==> flow/design.v <==
module top(clk, rst, start,i, socin1
  ,socin2
  ,socin3
  ,socin4,
  socout1
  ,socout2
  ,socout3
  ,socout4
  ,outReady);
  input i;
  input start;
  input clk;
  input rst;
  input socin1;
  input socin2;
  input socin3;
  input socin4;
  output socout1;
  output socout2;
  output socout3;
  output socout4;
  output outReady;
wire loadOut1
  ,loadOut2
  ,loadOut3
  ,loadOut4
  ,shft
  ,clrCount1
  ,loadDivide1
  ,loadDivide2
  ,loadMultiply
  ,divideDone1
  ,divideDone2
  ,multiplyDone
  ,ngtv
  ,loaded
  ,outDone;
  wire [1:0] sel2;
  CONTROLPATH z0 (
   loadOut1
  ,loadOut2
  ,loadOut3
  ,loadOut4
  ,shft
  ,clrCount1
  ,sel2
  ,loadDivide1
  ,loadDivide2
  ,loadMultiply
  ,divideDone1
  ,divideDone2
  ,multiplyDone
  ,ngtv
  ,loaded
  ,start
  ,clk
  ,rst
  ,outDone
);
 DATAPATH z1 (
   i
  ,clk
  ,rst
  ,socin1
  ,socin2
  ,socin3
  ,socin4
  ,shft
  ,loadOut1
  ,loadOut2
  ,loadOut3
  ,loadOut4
  ,clrCount1
  ,sel2
  ,loadDivide1
  ,loadDivide2
  ,loadMultiply
  ,socout1
  ,socout2
  ,socout3
  ,socout4
  ,divideDone1
  ,divideDone2
  ,multiplyDone
  ,outDone
  ,outReady
  ,loaded
  ,ngtv
);
endmodule
module CONTROLPATH(
   loadOut1
  ,loadOut2
  ,loadOut3
  ,loadOut4
  ,shft
  ,clrCount1
  ,sel2
  ,loadDivide1
  ,loadDivide2
  ,loadMultiply
  ,divideDone1
  ,divideDone2
  ,multiplyDone
  ,ngtv
  ,loaded
  ,start
  ,clk
  ,rst
  ,outDone
);
  input clk;
  input rst;
  input divideDone1;
  input divideDone2;
  input loaded;
  input multiplyDone;
  input ngtv;
  input start;
  input outDone;
  output reg loadOut1;
  output reg loadOut2;
  output reg loadOut3;
  output reg loadOut4;
  output reg clrCount1;
  output reg [1:0] sel2;
  output reg shft;
  output reg loadDivide1;
  output reg loadDivide2;
  output reg loadMultiply;
  reg [4:0] state;
  parameter S0=5'b00000,S1=5'b00001,S2=5'b00010,S3=5'b00011,S4=5'b00100,S5=5'b00101,S6=5'b00110,S7=5'b00111,S8=5'b01000,S9=5'b01001, S10=5'b01010,S11=5'b01011,S12=5'b01100,S13=5'b01101,S14=5'b01110,S15=5'b01111,S16=5'b10000,S17=5'b10001,S18=5'b10010,S19=5'b10011, S20=5'b10100,S21=5'b10101,S22=5'b10110,S23=5'b10111,S24=5'b11000,S25=5'b11001;
  always@(posedge clk)
    if(rst) state <= S0;
    else
    case(state)
      S0: if(start == 1) state <= S1;
      S1: state <= S2;  
      S2: if(loaded) begin if(!ngtv) state <= S3; else state <= S24; end  
      S3: state <= S4;  
      S4: if(divideDone2) state <= S5;  
      S5: state <= S6;  
      S6: if(multiplyDone) state <= S7;  
      S7: state <= S8;  
      S8: state <= S9;  
      S9: if(divideDone2) state <= S10;  
      S10: state <= S11;  
      S11: if(multiplyDone) state <= S12;  
      S12: state <= S13;  
      S13: state <= S14;  
      S14: if(divideDone2) state <= S15;  
      S15: state <= S16;  
      S16: if(multiplyDone) state <= S17;  
      S17: state <= S18;  
      S18: state <= S19;  
      S19: if(divideDone2) state <= S20;  
      S20: state <= S21;  
      S21: if(multiplyDone) state <= S22;  
      S22: state <= S23;  
      S23: if(outDone) state <= S0;
      S24: state <= S25;  
      S25: if(divideDone1) state <= S3;
  default: state <= S0;
    endcase
  always@(*)
    begin
      clrCount1    = (state==S1);
      loadDivide2  = (state==S3)|(state==S8)|(state==S13)|(state==S18);
      loadMultiply = (state==S5)|(state==S10)|(state==S15)|(state==S20);
      loadOut1     = (state==S7);
      loadOut2     = (state==S12);
      loadOut3     = (state==S17);
      loadOut4     = (state==S22);
      shft         = (state==S23);
      loadDivide1  = (state==S24);
      if(state>=S8 && state<=S12) sel2 = 2'd1;
      else if(state>=S13 && state<=S17) sel2 = 2'd2;
      else if(state>=S18 && state<=S23) sel2 = 2'd3;
      else sel2 = 2'd0;
    end
endmodule
module DATAPATH(
   i
  ,clk
  ,rst
  ,socin1
  ,socin2
  ,socin3
  ,socin4
  ,shft
  ,loadOut1
  ,loadOut2
  ,loadOut3
  ,loadOut4
  ,clrCount1
  ,sel2
  ,loadDivide1
  ,loadDivide2
  ,loadMultiply
  ,socout1
  ,socout2
  ,socout3
  ,socout4
  ,divideDone1
  ,divideDone2
  ,multiplyDone
  ,outDone
  ,outReady
  ,loaded
  ,ngtv
);
  input i;
  input clk;
  input rst;
  input socin1;
  input socin2;
  input socin3;
  input socin4;
  input loadOut1;
  input loadOut2;
  input loadOut3;
  input loadOut4;
  input shft;
  input clrCount1;
  input loadMultiply;
  input loadDivide1;
  input loadDivide2;
  input [1:0] sel2;
  output socout1;
  output ngtv;
  output loaded;
  output socout2;
  output socout3;
  output socout4;
  output divideDone1;
  output divideDone2;
  output outDone;
  output outReady;
  output multiplyDone;
  wire ld1;
  wire ld2;
  wire [12:0] current;
  wire [9:0] soc1;
  wire [9:0] soc2;
  wire [9:0] soc3;
  wire [9:0] soc4;
  wire [3:0] count;
  wire [10:0] soc_1;
  wire [10:0] soc_2;
  wire [10:0] soc_3;
  wire [10:0] soc_4;
  wire [43:0] mux_out;
  wire [12:0] sum_out;
  wire [25:0] multiplyOut;
  wire outDone1;
  wire outDone2;
  wire outDone3;
  wire outDone4;
  wire outReady1;
  wire outReady2;
  wire outReady3;
  wire outReady4;
  assign outReady = outReady1&outReady2&outReady3&outReady4;
  assign outDone  = outDone1&outDone2&outDone3&outDone4;
  assign loaded = !ld1;
  wire sel;
  assign sel = current[12];
  assign ngtv = current[12];
  wire [12:0] divideOut;
  wire [12:0] divideIn;
  wire divideDone11;
  wire divideDone12;
  wire divideDone13;
  wire divideDone14;
  wire s1;
  wire s2;
  wire s3;
  wire s4;
  wire [10:0] soc_11;
  wire [10:0] soc_22;
  wire [10:0] soc_33;
  wire [10:0] soc_44;
  assign s1 = |{1'b0,soc1};
  assign s2 = |{1'b0,soc2};
  assign s3 = |{1'b0,soc3};
  assign s4 = |{1'b0,soc4};
  assign divideDone1 = divideDone11&divideDone12&divideDone13&divideDone14;
  SIPO13     S1(current,i,clk,ld1);
  SIPO10     S2(soc1,socin1,clk,ld2);
  SIPO10     S3(soc2,socin2,clk,ld2);
  SIPO10     S4(soc3,socin3,clk,ld2);
  SIPO10     S5(soc4,socin4,clk,ld2);
  COUNTER1   A1(count,clk,clrCount1,rst);
  COMPARATOR C1(count,ld1,ld2);
  DIVIDER1    A2(soc_1,divideDone11,10'd1,soc1,loadDivide1,clk);
  DIVIDER1    A3(soc_2,divideDone12,10'd1,soc2,loadDivide1,clk);
  DIVIDER1    A4(soc_3,divideDone13,10'd1,soc3,loadDivide1,clk);
  DIVIDER1    A5(soc_4,divideDone14,10'd1,soc4,loadDivide1,clk);
  DIVIDER2    A6(divideIn,sum_out,divideOut,loadDivide2,clk,divideDone2);
  MUX1       M1({1'b0,soc1},{1'b0,soc2},{1'b0,soc3},{1'b0,soc4},soc_11,soc_22,soc_33,soc_44,mux_out,sel);
  MUX2       M2(mux_out[43:33],mux_out[32:22],mux_out[21:11],mux_out[10:0],divideIn[10:0],sel2);
  assign divideIn[12:11] = 2'b00;
  MUX3       M3(11'b0,soc_1,s1,soc_11);
  MUX3       M4(11'b0,soc_2,s2,soc_22);
  MUX3       M5(11'b0,soc_3,s3,soc_33);
  MUX3       M6(11'b0,soc_4,s4,soc_44);
  ADDER      W1(mux_out[43:33],mux_out[32:22],mux_out[21:11],mux_out[10:0],sum_out);
  BOOTH      B1(current,{1'b0,divideOut[12:1]},multiplyOut,loadMultiply,clk,multiplyDone);
  PISO       P1(multiplyOut[23:11],socout1,clk,rst,loadOut1,outDone1,outReady1,shft);
  PISO       P2(multiplyOut[23:11],socout2,clk,rst,loadOut2,outDone2,outReady2,shft);
  PISO       P3(multiplyOut[23:11],socout3,clk,rst,loadOut3,outDone3,outReady3,shft);
  PISO       P4(multiplyOut[23:11],socout4,clk,rst,loadOut4,outDone4,outReady4,shft);
endmodule
module SIPO13(d_out,d_in,clk,en);
  input d_in,clk,en;
  output [12:0] d_out;
  reg [12:0] out;
  assign d_out = out;
  always@(posedge clk)
    if(en)
    begin
      out[12] <= d_in;
      out[11:0] <= out[12:1];
    end
endmodule
module SIPO10(d_out,d_in,clk,en);  
  input d_in,clk,en;
  output [9:0] d_out;
  reg [9:0] out;
  assign d_out = out;
  always@(posedge clk)
    if(en)
    begin
      out[9] <= d_in;
      out[8:0] <= out[9:1];
    end
endmodule
module COUNTER1(d_out,clk,clr,rst);
  input clk,clr,rst;
  output reg [3:0] d_out;
  always@(posedge clk)
    begin
      if(rst)
        d_out <= 13;
      else if(clr)
        d_out <= 0;
      else if(d_out < 13)
        d_out <= d_out + 1;
    end
endmodule
module COMPARATOR(din,ld1,ld2);
  input [3:0] din;
  output ld1,ld2;
  assign ld1 = din<13;
  assign ld2 = din<10;
endmodule
module DIVIDER1(d_out,divideDone,numerator,denominator,load,clk);
  input [9:0] numerator,denominator;
  input load,clk;
  output divideDone;
  output [10:0] d_out;  
  reg [3:0] count;  
  reg [10:0] A;  
  reg [10:0] Q; 
  reg [9:0] M;  
  wire [10:0]AM;
  assign AM = A-M;
  assign d_out = Q;
  assign divideDone = (count==10);
  always@(posedge clk)
    begin
      if(load==1)
        begin
          count <= 0;
          A <= {1'b0,numerator};
          M <= denominator;
          Q <= 0;
        end
      else if(count < 11)
        begin
          count <= count +1 ;
          if(A<M)
            begin 
             Q <= Q << 1;
             A <= A << 1;
            end
          else
            begin
              Q <= {Q[9:0],1'b1};
              A <= {AM[9:0],1'b0};
            end
        end
    end
endmodule
module DIVIDER2(numerator,denominator,d_out,load,clk,divideDone);
  input [12:0] numerator,denominator;
  input load,clk;
  output [12:0] d_out;
  output divideDone;
  reg [12:0] Q;
  reg[13:0] A;
  reg [12:0] M;
  reg [3:0] count;
  wire [13:0] AM;
  assign AM = A-M;
  assign d_out = Q;
  assign divideDone = (count==13);
  always@(posedge clk)
    begin
      if(load)
        begin
          count <= 0;
          Q <= 0;
          M <= denominator;
          A <= {1'b0,numerator};
        end
      else if(count < 13)
        begin
          count <= count+1;
          if(A < M)
            begin
              Q <= Q << 1;
              A <= A << 1;
            end
          else 
            begin
              A <= {AM[12:0],1'b0};
              Q <= {Q[12:0],1'b1};
            end
         end
    end
endmodule
module ADDER(in1,in2,in3,in4,out);
  input [10:0] in1;
  input [10:0] in2;
  input [10:0] in3;
  input [10:0] in4;
  output reg [12:0] out;
  always@(*)
    out = {2'b00,in1}+{2'b00,in2}+{2'b00,in3}+{2'b00,in4};
endmodule
module MUX1(in1,in2,in3,in4,in5,in6,in7,in8,out,sel);
  input [10:0] in1;
  input [10:0] in2;
  input [10:0] in3;
  input [10:0] in4;
  input [10:0] in5;
  input [10:0] in6;
  input [10:0] in7;
  input [10:0] in8;
  input sel;
  output reg [43:0] out;
  always@(*)
    out = sel ? {in5,in6,in7,in8}:{in1,in2,in3,in4};
endmodule
module MUX2(in1,in2,in3,in4,out,sel);
  input [10:0] in1;
  input [10:0] in2;
  input [10:0] in3;
  input [10:0] in4;
  input [1:0] sel;
  output reg [10:0] out;
  always@(*)
    case(sel)
      2'b00: out[10:0] = in1[10:0];
      2'b01: out[10:0] = in2[10:0];
      2'b10: out[10:0] = in3[10:0];
      2'b11: out[10:0] = in4[10:0];
    endcase
endmodule
module MUX3(in1,in2,sel,out);
  input [10:0] in1;
  input [10:0] in2;
  input sel;
  output reg [10:0] out;
  always@(*)
    out = sel ? in2:in1;
endmodule
module BOOTH(in1,in2,out,load,clk,done);
  input [12:0] in1,in2;
  input clk,load;
  output [25:0] out;
  output done;
  reg [12:0] A;
  reg [12:0] Q;
  reg [12:0] M;
  wire [13:0] AM1;
  wire [13:0] AM2;
  assign AM1 = {A[12],A}+{M[12],M};
  assign AM2 = {A[12],A}-{M[12],M};
  assign out = {A,Q};
  reg [3:0] count;
  reg Q_1;
  assign done = (count==13);
  always@(posedge clk)
    begin
      if(load)
        begin
          count <= 0;
          A <= 0;
          M <= in1;
          Q <= in2;
          Q_1 <= 0;
        end
      else if(count < 13)
        begin
          count <= count + 1;
          if(in2 == 4096)
            begin
            A<= 0;
          	Q <= in1;
            end
          else if({Q[0],Q_1} == 2'b00 | {Q[0],Q_1} == 2'b11)
             begin
               A <= {A[12],A[12:1]};
               Q <= {A[0],Q[12:1]};
               Q_1 <= Q[0];
             end
          else if({Q[0],Q_1} == 2'b01)
            begin
              A <= AM1[13:1];
              Q <= {AM1[0],Q[12:1]};
              Q_1 <= Q[0];
            end
          else
            begin
              A <= AM2[13:1];
              Q <= {AM2[0],Q[12:1]};
              Q_1 <= Q[0];
            end
        end 
    end
endmodule
module PISO(d_in,d_out,clk,rst,load,done,ready,shft);
  input [12:0] d_in;
  input clk;
  input rst;
  input load;
  input shft;
  output d_out;
  output done;
  output ready;
  reg [12:0] out;
  reg [4:0] count;
  assign d_out = out[0];
  assign done = count==13;
  assign ready = !done;
  always@(posedge clk)
    begin
      if(rst)
        count <= 13;
      else if(load)
        begin
          out <= d_in;
          count <= 1;
        end
      else if(count < 13 & shft)
        begin
        count <= count+1;
          out <= out >>1;
        end
    end
endmodule
# [Tool chain data of top]
# Each step is given for the RTL above and for the edited RTL.
# Lines under "orig" count in the file above, lines under "edited" in the edited file.
# "delta" is "edited" less "orig", of the values as shown; "rel_change_pct" is that difference over "orig", in percent.
# Library cell names are shortened.
# Not given: --
[setup] top="top" clk_port="clk" library="sky130hd" corner="tt_025C_1v80"

# [Diff]
# Unified diff, file above to edited file.
# A script made this edit. It was not meant as an optimisation and need not keep what the design does.
# begin of diff
@@ -284,5 +284,7 @@
   assign s2 = |{1'b0,soc2};
   assign s3 = |{1'b0,soc3};
-  assign s4 = |{1'b0,soc4};
+  reg s4_q;
+  always @(posedge clk) s4_q <= |{1'b0,soc4};
+  assign s4 = s4_q;
   assign divideDone1 = divideDone11&divideDone12&divideDone13&divideDone14;
   SIPO13     S1(current,i,clk,ld1);
# end of diff

# [Word level]
# Source: Yosys, flattened and elaborated, memories not mapped. Widths are those after wreduce. Registers that Yosys merges into a memory's read port (data or address) are not register bits. Print and check cells do not count. Equal cells are merged and count once.
[op_classes] item="add_sub_neg" orig=21 edited=21 delta=0 rel_change_pct=0.00
[op_classes] item="compare" orig=23 edited=23 delta=0 rel_change_pct=0.00
[op_classes] item="eq_ne" orig=52 edited=52 delta=0 rel_change_pct=0.00
[op_classes] item="n_mux" orig=59 edited=59 delta=0 rel_change_pct=0.00
[op_classes] item="n_logic" orig=22 edited=22 delta=0 rel_change_pct=0.00
[op_classes] item="n_reduce_logical" orig=32 edited=32 delta=0 rel_change_pct=0.00
[ops] op="two-way mux 13 bit" orig=14 edited=14 delta=0 rel_change_pct=0.00
[ops] op="bitwise AND 1 bit" orig=13 edited=13 delta=0 rel_change_pct=0.00
[ops] op="two-way mux 5 bit" orig=13 edited=13 delta=0 rel_change_pct=0.00
[ops] op="== test 5 x 4 -> 1 bit with constant B" orig=12 edited=12 delta=0 rel_change_pct=0.00
[ops] op="== test 5 bit with constant B" orig=10 edited=10 delta=0 rel_change_pct=0.00
[ops] op="two-way mux 4 bit" orig=10 edited=10 delta=0 rel_change_pct=0.00
[ops] op="!= test 2 x 1 -> 1 bit with constant B" orig=10 edited=10 delta=0 rel_change_pct=0.00
[ops] op="two-way mux 11 bit" orig=9 edited=9 delta=0 rel_change_pct=0.00
[ops] op="less-than comparator 4 bit with constant B" orig=8 edited=8 delta=0 rel_change_pct=0.00
[ops] op="adder 4 x 1 -> 4 bit with constant B" orig=7 edited=7 delta=0 rel_change_pct=0.00
[ops] op="bitwise OR 1 bit" orig=7 edited=7 delta=0 rel_change_pct=0.00
[ops] op="nonzero test 2 bit" orig=7 edited=7 delta=0 rel_change_pct=0.00
[ops] op="== test 4 bit with constant B" orig=6 edited=6 delta=0 rel_change_pct=0.00
[ops] op="two-way mux 1 bit" orig=5 edited=5 delta=0 rel_change_pct=0.00
[ops] op="AND reduction 2 bit" orig=5 edited=5 delta=0 rel_change_pct=0.00
[ops] op="OR reduction 2 bit" orig=5 edited=5 delta=0 rel_change_pct=0.00
[ops] op="adder 5 x 1 -> 5 bit with constant B" orig=4 edited=4 delta=0 rel_change_pct=0.00
[ops] op="== test 5 x 3 -> 1 bit with constant B" orig=4 edited=4 delta=0 rel_change_pct=0.00
[ops] op="logical NOT 1 bit" orig=4 edited=4 delta=0 rel_change_pct=0.00
[ops] op="less-than comparator 11 x 10 -> 1 bit" orig=4 edited=4 delta=0 rel_change_pct=0.00
[ops] op="less-than comparator 5 x 4 -> 1 bit with constant B" orig=4 edited=4 delta=0 rel_change_pct=0.00
[ops] op="OR reduction 10 bit" orig=4 edited=4 delta=0 rel_change_pct=0.00
[ops] op="subtractor 10 bit" orig=4 edited=4 delta=0 rel_change_pct=0.00
[ops] op="== test 2 bit with constant B" orig=3 edited=3 delta=0 rel_change_pct=0.00
[ops] op="logical AND 1 bit" orig=3 edited=3 delta=0 rel_change_pct=0.00
[ops] op="two-way mux 2 bit" orig=3 edited=3 delta=0 rel_change_pct=0.00
[ops] op="adder 13 x 11 -> 13 bit" orig=2 edited=2 delta=0 rel_change_pct=0.00
[ops] op="== test 2 x 1 -> 1 bit with constant B" orig=2 edited=2 delta=0 rel_change_pct=0.00
# The list need not be complete.
[bits] item="reg_bits" orig=366 edited=367 delta=1 rel_change_pct=0.27
[bits] item="inputBits" orig=8 edited=8 delta=0 rel_change_pct=0.00
[bits] item="out_inout_bits" orig=5 edited=5 delta=0 rel_change_pct=0.00
[bits] item="word_cells" orig=263 edited=264 delta=1 rel_change_pct=0.38

# [Longest topological paths]
# Depth = most cells in a row (Yosys ltp): at word level without a register or memory, in the mapped netlist without a sequential cell, where the memories' decode and read muxes count.
[logic_depth] item="ltp_word" orig=8 edited=8 delta=0 rel_change_pct=0.00
[logic_depth] item="abc_area" orig="0" edited="0"
[logic_depth] item="depth_mapped" orig=21 edited=25 delta=4 rel_change_pct=19.05
[logic_depth] item="mapped_depth_nobuf" orig=20 edited=24 delta=4 rel_change_pct=20.00

# [After synthesis]
# The flow's flattened synthesis, as Yosys stat reports it; memories are mapped. The netlist is that of the ABC_AREA named above (0 if unset); the other value can give another one.
[by_type] type="nor2_1" orig=131 edited=181 delta=50 rel_change_pct=38.17
[by_type] type="nand2_1" orig=202 edited=238 delta=36 rel_change_pct=17.82
[by_type] type="inv_1" orig=153 edited=183 delta=30 rel_change_pct=19.61
[by_type] type="nor2b_1" orig=33 edited=56 delta=23 rel_change_pct=69.70
[by_type] type="a22o_1" orig=19 edited=0 delta=-19 rel_change_pct=-100.00
[by_type] type="a22oi_1" orig=18 edited=1 delta=-17 rel_change_pct=-94.44
[by_type] type="nor4_1" orig=27 edited=11 delta=-16 rel_change_pct=-59.26
[by_type] type="a311oi_1" orig=5 edited=20 delta=15 rel_change_pct=300.00
[by_type] type="clkbuf_1" orig=63 edited=75 delta=12 rel_change_pct=19.05
[by_type] type="and2_1" orig=24 edited=13 delta=-11 rel_change_pct=-45.83
[by_type] type="nand4_1" orig=13 edited=2 delta=-11 rel_change_pct=-84.62
[by_type] type="mux2i_1" orig=36 edited=27 delta=-9 rel_change_pct=-25.00
[by_type] type="a31oi_1" orig=26 edited=35 delta=9 rel_change_pct=34.62
[by_type] type="nand2b_1" orig=17 edited=8 delta=-9 rel_change_pct=-52.94
[by_type] type="nand3_1" orig=25 edited=33 delta=8 rel_change_pct=32.00
[by_type] type="a21oi_1" orig=151 edited=144 delta=-7 rel_change_pct=-4.64
[by_type] type="a21o_1" orig=20 edited=27 delta=7 rel_change_pct=35.00
[by_type] type="o31ai_1" orig=11 edited=4 delta=-7 rel_change_pct=-63.64
# The list need not be complete.
[synth_totals] item="cell_count" orig=2021 edited=2083 delta=62 rel_change_pct=3.07
[synth_totals] item="synth_area_mm2" orig=0.020357 edited=0.0203082 delta=-0.0000488 rel_change_pct=-0.24
[synth_totals] item="sequential_area_mm2" orig=0.0096893 edited=0.0097093 delta=0.0000200 rel_change_pct=0.21
[synth_totals] item="flip_flops" orig=387 edited=388 delta=1 rel_change_pct=0.26
[synth_totals] item="n_buf" orig=82 edited=86 delta=4 rel_change_pct=4.88
# By module: a second synthesis without flattening, with its own total; a netlist apart from the flattened one above.
[unflattened] item="hier_cells" orig=2124 edited=2125 delta=1 rel_change_pct=0.05
[unflattened] item="hier_area_mm2" orig=0.0225666 edited=0.0225867 delta=0.0000201 rel_change_pct=0.09
# Rows give one instance, submodules left out.
[modules_orig] mod="DIVIDER1" instances=4 n_cells=202 mod_area_mm2=0.0019456 mod_seq_area_mm2=0.0009209
[modules_orig] mod="PISO" instances=4 n_cells=59 mod_area_mm2=0.0008308 mod_seq_area_mm2=0.0004905
[modules_orig] mod="BOOTH" instances=1 n_cells=375 mod_area_mm2=0.0033069 mod_seq_area_mm2=0.0011411
[modules_orig] mod="DIVIDER2" instances=1 n_cells=253 mod_area_mm2=0.0024473 mod_seq_area_mm2=0.0011411
[modules_orig] mod="SIPO10" instances=4 n_cells=10 mod_area_mm2=0.0003003 mod_seq_area_mm2=0.0003003
[modules_orig] mod="ADDER" instances=1 n_cells=149 mod_area_mm2=0.0011799 mod_seq_area_mm2=0
[modules_orig] mod="CONTROLPATH" instances=1 n_cells=94 mod_area_mm2=0.0008921 mod_seq_area_mm2=0.0005205
[modules_orig] mod="MUX1" instances=1 n_cells=49 mod_area_mm2=0.000737 mod_seq_area_mm2=0
[modules_orig] mod="MUX3" instances=4 n_cells=12 mod_area_mm2=0.0001727 mod_seq_area_mm2=0
[modules_orig] mod="SIPO13" instances=1 n_cells=13 mod_area_mm2=0.0003904 mod_seq_area_mm2=0.0003904
[modules_orig] mod="MUX2" instances=1 n_cells=13 mod_area_mm2=0.0002678 mod_seq_area_mm2=0
[modules_orig] mod="COUNTER1" instances=1 n_cells=22 mod_area_mm2=0.0002077 mod_seq_area_mm2=0.0000801
[modules_orig] mod="DATAPATH" instances=1 n_cells=22 mod_area_mm2=0.0001226 mod_seq_area_mm2=0
[modules_orig] mod="COMPARATOR" instances=1 n_cells=2 mod_area_mm2=0.0000175 mod_seq_area_mm2=0
[modules_orig] mod="top" instances=1 n_cells=0 mod_area_mm2=0 mod_seq_area_mm2=0
[modules_edited] mod="DIVIDER1" instances=4 n_cells=202 mod_area_mm2=0.0019456 mod_seq_area_mm2=0.0009209
[modules_edited] mod="PISO" instances=4 n_cells=59 mod_area_mm2=0.0008308 mod_seq_area_mm2=0.0004905
[modules_edited] mod="BOOTH" instances=1 n_cells=375 mod_area_mm2=0.0033069 mod_seq_area_mm2=0.0011411
[modules_edited] mod="DIVIDER2" instances=1 n_cells=253 mod_area_mm2=0.0024473 mod_seq_area_mm2=0.0011411
[modules_edited] mod="SIPO10" instances=4 n_cells=10 mod_area_mm2=0.0003003 mod_seq_area_mm2=0.0003003
[modules_edited] mod="ADDER" instances=1 n_cells=149 mod_area_mm2=0.0011799 mod_seq_area_mm2=0
[modules_edited] mod="CONTROLPATH" instances=1 n_cells=94 mod_area_mm2=0.0008921 mod_seq_area_mm2=0.0005205
[modules_edited] mod="MUX1" instances=1 n_cells=49 mod_area_mm2=0.000737 mod_seq_area_mm2=0
[modules_edited] mod="MUX3" instances=4 n_cells=12 mod_area_mm2=0.0001727 mod_seq_area_mm2=0
[modules_edited] mod="SIPO13" instances=1 n_cells=13 mod_area_mm2=0.0003904 mod_seq_area_mm2=0.0003904
[modules_edited] mod="MUX2" instances=1 n_cells=13 mod_area_mm2=0.0002678 mod_seq_area_mm2=0
[modules_edited] mod="COUNTER1" instances=1 n_cells=22 mod_area_mm2=0.0002077 mod_seq_area_mm2=0.0000801
[modules_edited] mod="DATAPATH" instances=1 n_cells=23 mod_area_mm2=0.0001426 mod_seq_area_mm2=0.00002
[modules_edited] mod="COMPARATOR" instances=1 n_cells=2 mod_area_mm2=0.0000175 mod_seq_area_mm2=0
[modules_edited] mod="top" instances=1 n_cells=0 mod_area_mm2=0 mod_seq_area_mm2=0

# [Timing after synthesis]
# Path of least setup slack by OpenSTA after synthesis, without wires, with an ideal clock, recovery checks aside; 20% of the period is set as input and as output delay. Where synthesis merged equal registers, the netlist keeps one of their names.
[synth_timing] item="path_type" orig="reg2reg" edited="reg2reg"
[synth_timing] item="from" orig="register z1.S1.out[12]" edited="register z1.S3.out[7]"
[synth_timing] item="to" orig="register z1.A6.M[12]" edited="register z1.A6.M[12]"
[synth_timing] item="tclk_ns" orig=5.0 edited=5.0 delta=0.0 rel_change_pct=0.00
[synth_timing] item="setup_time_ns" orig=0.259 edited=0.264 delta=0.005
[synth_timing] item="launch_ns" orig=0.000 edited=0.000 delta=0.000
[synth_timing] item="t_arrival_ns" orig=4.386 edited=4.547 delta=0.161 rel_change_pct=3.67
[synth_timing] item="t_required_ns" orig=4.741 edited=4.736 delta=-0.005 rel_change_pct=-0.11
[synth_timing] item="path_slack_ns" orig=0.355 edited=0.189 delta=-0.166
[synth_timing] item="delay_ns" orig=4.645 edited=4.811 delta=0.166 rel_change_pct=3.57
[synth_timing] item="stages" orig=19 edited=20 delta=1 rel_change_pct=5.26
[synth_timing] item="path_buffers" orig=2 edited=0 delta=-2 rel_change_pct=-100.00
[synth_timing] item="period_less_setup_slack_ns" orig=4.645 edited=4.811 delta=0.166 rel_change_pct=3.57
# "delay_ns" is the arrival time less input delay plus setup time.
# "stages": output pins that drive a net of the path, with the launching flip-flop's if there is one; two outputs of one cell count as two.
# "period_less_setup_slack_ns" is the clock period less the worst setup slack; recovery checks do not enter. This is arithmetic on one report: input and output delays are still those of the set period (20% each).
# The rows between start and end are the longest chain of elaborated cells between them; the timing report does not say that the signal goes this way. Where chains are equally long, one stands for them.
# Each line given opens the expression or statement behind the cell; cells for indexed reads and writes are added by Yosys, which also makes memories of some case tables.
[synth_via_orig] cell_sequence="edfxtp_1 > inv_1 > clkbuf_1 > clkbuf_1 > a22o_1 > ha_1 > inv_1 > fa_1 > xor2_1 > fa_1 > inv_1 > ha_1 > a21o_1 > a21oi_1 > nand2b_1 > a21boi_0 > o41ai_1 > o211ai_1 > o31a_1" elab_chain_len=4 cone_cells=4 lines_between=2 classes_between="3 x add/sub; 1 x mux"
[synth_lines_orig] item="from (decl)" line_no=317 rtl="reg [12:0] out;"
[synth_lines_orig] item="from (assign)" line_no=322 rtl="out[12] <= d_in;"
[synth_lines_orig] item="two-way mux 44 bit" line_no=454 rtl="out = sel ? {in5,in6,in7,in8}:{in1,in2,in3,in4};"
[synth_lines_orig] item="adder 11 x 11 -> 12 bit" line_no=440 rtl="out = {2'b00,in1}+{2'b00,in2}+{2'b00,in3}+{2'b00,in4};"
[synth_lines_orig] item="adder 13 x 11 -> 13 bit (2 in a row)" line_no=440
[synth_lines_orig] item="to (assign)" line_no=414 rtl="M <= denominator;"
[synth_lines_orig] item="to (decl)" line_no=402 rtl="reg [12:0] M;"
[synth_via_edited] cell_sequence="edfxtp_1 > nor4_1 > nand3_1 > a31oi_1 > inv_1 > ha_1 > a21o_1 > a21o_1 > maj3_2 > a21oi_2 > a21oi_1 > xnor2_1 > fa_1 > inv_1 > ha_1 > a21oi_1 > o21ai_0 > a21o_1 > a21oi_1 > a21oi_1" elab_chain_len=6 cone_cells=6 lines_between=4 classes_between="3 x add/sub; 2 x mux; 1 x reduce/logical"
[synth_lines_edited] item="from (decl)" line_no=331 rtl="reg [9:0] out;"
[synth_lines_edited] item="from (assign)" line_no=337 rtl="out[8:0] <= out[9:1];"
[synth_lines_edited] item="OR reduction 10 bit" line_no=284 rtl="assign s2 = |{1'b0,soc2};"
[synth_lines_edited] item="two-way mux 11 bit" line_no=479 rtl="out = sel ? in2:in1;"
[synth_lines_edited] item="two-way mux 44 bit" line_no=456 rtl="out = sel ? {in5,in6,in7,in8}:{in1,in2,in3,in4};"
[synth_lines_edited] item="adder 11 x 11 -> 12 bit" line_no=442 rtl="out = {2'b00,in1}+{2'b00,in2}+{2'b00,in3}+{2'b00,in4};"
[synth_lines_edited] item="adder 13 x 11 -> 13 bit (2 in a row)" line_no=442
[synth_lines_edited] item="to (assign)" line_no=416 rtl="M <= denominator;"
[synth_lines_edited] item="to (decl)" line_no=404 rtl="reg [12:0] M;"

# [Worst path after layout]
# Path of least setup slack in the final report of each run of set A (OpenROAD, finished layout, wires in). Where an end is a register, its clock arrival counts in the times.
[layout_timing] item="path_type" orig="reg2reg" edited="reg2reg"
[layout_timing] item="from" orig="register z1.S3.out[5]" edited="register z1.S2.out[7]"
[layout_timing] item="to" orig="register z1.A6.M[11]" edited="register z1.A6.M[12]"
[layout_timing] item="tclk_ns" orig=4.81 edited=4.81 delta=0.00 rel_change_pct=0.00
[layout_timing] item="setup_time_ns" orig=0.27 edited=0.25 delta=-0.02
[layout_timing] item="launch_ns" orig=0.56 edited=0.58 delta=0.02 rel_change_pct=3.57
[layout_timing] item="t_arrival_ns" orig=4.93 edited=4.89 delta=-0.04 rel_change_pct=-0.81
[layout_timing] item="t_required_ns" orig=5.11 edited=5.11 delta=0.00 rel_change_pct=0.00
[layout_timing] item="path_slack_ns" orig=0.17 edited=0.22 delta=0.05
[layout_timing] item="stages" orig=19 edited=21 delta=2 rel_change_pct=10.53
[layout_timing] item="path_buffers" orig=1 edited=2 delta=1 rel_change_pct=100.00
# The rows between start and end are the longest chain of elaborated cells between them; the timing report does not say that the signal goes this way. Where chains are equally long, one stands for them.
[layout_via_orig] cell_sequence="edfxtp_1 > nor4_2 > a31oi_4 > buf_6 > a22o_1 > ha_1 > a21o_1 > a21oi_2 > nand2b_1 > a21oi_1 > o41a_1 > a311oi_2 > xor2_1 > fa_1 > inv_1 > ha_4 > nor2_1 > a311oi_1 > o311ai_1" elab_chain_len=6 cone_cells=6 lines_between=4 classes_between="3 x add/sub; 2 x mux; 1 x reduce/logical"
[layout_lines_orig] item="from (decl)" line_no=329 rtl="reg [9:0] out;"
[layout_lines_orig] item="from (assign)" line_no=335 rtl="out[8:0] <= out[9:1];"
[layout_lines_orig] item="OR reduction 10 bit" line_no=284 rtl="assign s2 = |{1'b0,soc2};"
[layout_lines_orig] item="two-way mux 11 bit" line_no=477 rtl="out = sel ? in2:in1;"
[layout_lines_orig] item="two-way mux 44 bit" line_no=454 rtl="out = sel ? {in5,in6,in7,in8}:{in1,in2,in3,in4};"
[layout_lines_orig] item="adder 11 x 11 -> 12 bit" line_no=440 rtl="out = {2'b00,in1}+{2'b00,in2}+{2'b00,in3}+{2'b00,in4};"
[layout_lines_orig] item="adder 13 x 11 -> 13 bit (2 in a row)" line_no=440
[layout_lines_orig] item="to (assign)" line_no=414 rtl="M <= denominator;"
[layout_lines_orig] item="to (decl)" line_no=402 rtl="reg [12:0] M;"
[layout_via_edited] cell_sequence="edfxtp_1 > nor4_2 > buf_4 > nand3_2 > buf_4 > a31oi_2 > inv_1 > ha_1 > a21o_1 > a21o_1 > maj3_2 > a21oi_4 > xor2_1 > fa_1 > inv_1 > ha_1 > a21oi_1 > o21ai_1 > a21o_1 > a21oi_2 > a21oi_1" elab_chain_len=6 cone_cells=6 lines_between=4 classes_between="3 x add/sub; 2 x mux; 1 x reduce/logical"
[layout_lines_edited] item="from (decl)" line_no=331 rtl="reg [9:0] out;"
[layout_lines_edited] item="from (assign)" line_no=337 rtl="out[8:0] <= out[9:1];"
[layout_lines_edited] item="OR reduction 10 bit" line_no=283 rtl="assign s1 = |{1'b0,soc1};"
[layout_lines_edited] item="two-way mux 11 bit" line_no=479 rtl="out = sel ? in2:in1;"
[layout_lines_edited] item="two-way mux 44 bit" line_no=456 rtl="out = sel ? {in5,in6,in7,in8}:{in1,in2,in3,in4};"
[layout_lines_edited] item="adder 11 x 11 -> 12 bit" line_no=442 rtl="out = {2'b00,in1}+{2'b00,in2}+{2'b00,in3}+{2'b00,in4};"
[layout_lines_edited] item="adder 13 x 11 -> 13 bit (2 in a row)" line_no=442
[layout_lines_edited] item="to (assign)" line_no=416 rtl="M <= denominator;"
[layout_lines_edited] item="to (decl)" line_no=404 rtl="reg [12:0] M;"

# [Flow runs]
# Both versions went through the flow (Yosys, OpenROAD) with the same settings in each pair. Constraints: input delay and output delay 20% of the set period each, output load 0.01 pF.
[settings_set_A] CORE_UTILIZATION=40 PLACE_DENSITY=0.6 period_ns=4.81 CAP_MARGIN=20 CORE_MARGIN=2 SLEW_MARGIN=20
[results_set_A] item="synth_area_mm2" orig=0.020357 edited=0.0203082 delta=-0.0000488 rel_change_pct=-0.24
[results_set_A] item="die_mm2" orig=0.0527139 edited=0.05259 delta=-0.0001239 rel_change_pct=-0.24
[results_set_A] item="cell_area_final_mm2" orig=0.0229971 edited=0.0230321 delta=0.0000350 rel_change_pct=0.15
[results_set_A] item="layout_utilization_pct" orig=45.8 edited=45.9 delta=0.1
[results_set_A] item="setup_ws_ns" orig=0.174 edited=0.223 delta=0.049
[results_set_A] item="setupTns_ns" orig=0.000 edited=0.000 delta=0.000
[results_set_A] item="hold_ws_ns" orig=0.421 edited=0.421 delta=0.000
[results_set_A] item="power.total_uw" orig=17201 edited=17404 delta=203 rel_change_pct=1.18
[results_set_A] item="achievedPeriod_ns" orig=4.636 edited=4.587 delta=-0.049 rel_change_pct=-1.06
[settings_set_B] CELL_PAD_IN_SITES_GLOBAL_PLACEMENT=0 CORE_UTILIZATION=60 CTS_CLUSTER_SIZE=87 MAX_ROUTING_LAYER="met4" MIN_ROUTING_LAYER="met1" PLACE_DENSITY_LB_ADDON=0.2 SETUP_SLACK_MARGIN=0.25 TNS_END_PERCENT=90 period_ns=2.87 CAP_MARGIN=20 CORE_MARGIN=2 SLEW_MARGIN=20
[results_set_B] item="synth_area_mm2" orig=0.020357 edited=0.0203082 delta=-0.0000488 rel_change_pct=-0.24
[results_set_B] item="die_mm2" orig=0.0354174 edited=0.0353346 delta=-0.0000828 rel_change_pct=-0.23
[results_set_B] item="cell_area_final_mm2" orig=0.0245285 edited=0.0244685 delta=-0.0000600 rel_change_pct=-0.24
[results_set_B] item="layout_utilization_pct" orig=73.3 edited=73.2 delta=-0.1
[results_set_B] item="setup_ws_ns" orig=-1.677 edited=-1.564 delta=0.113
[results_set_B] item="setupTns_ns" orig=-13.059 edited=-13.733 delta=-0.674
[results_set_B] item="hold_ws_ns" orig=0.445 edited=0.432 delta=-0.013
[results_set_B] item="power.total_uw" orig=33805 edited=33747 delta=-58 rel_change_pct=-0.17
[results_set_B] item="achievedPeriod_ns" orig=4.547 edited=4.434 delta=-0.113 rel_change_pct=-2.49
# "achievedPeriod_ns" is the run's clock period less its worst setup slack. It is reckoned from that one timing run; input and output delays stay at 20% of the period that was set.
# "power.total_uw" rests on the timing tool's default activity at the inputs, not on a simulated workload.
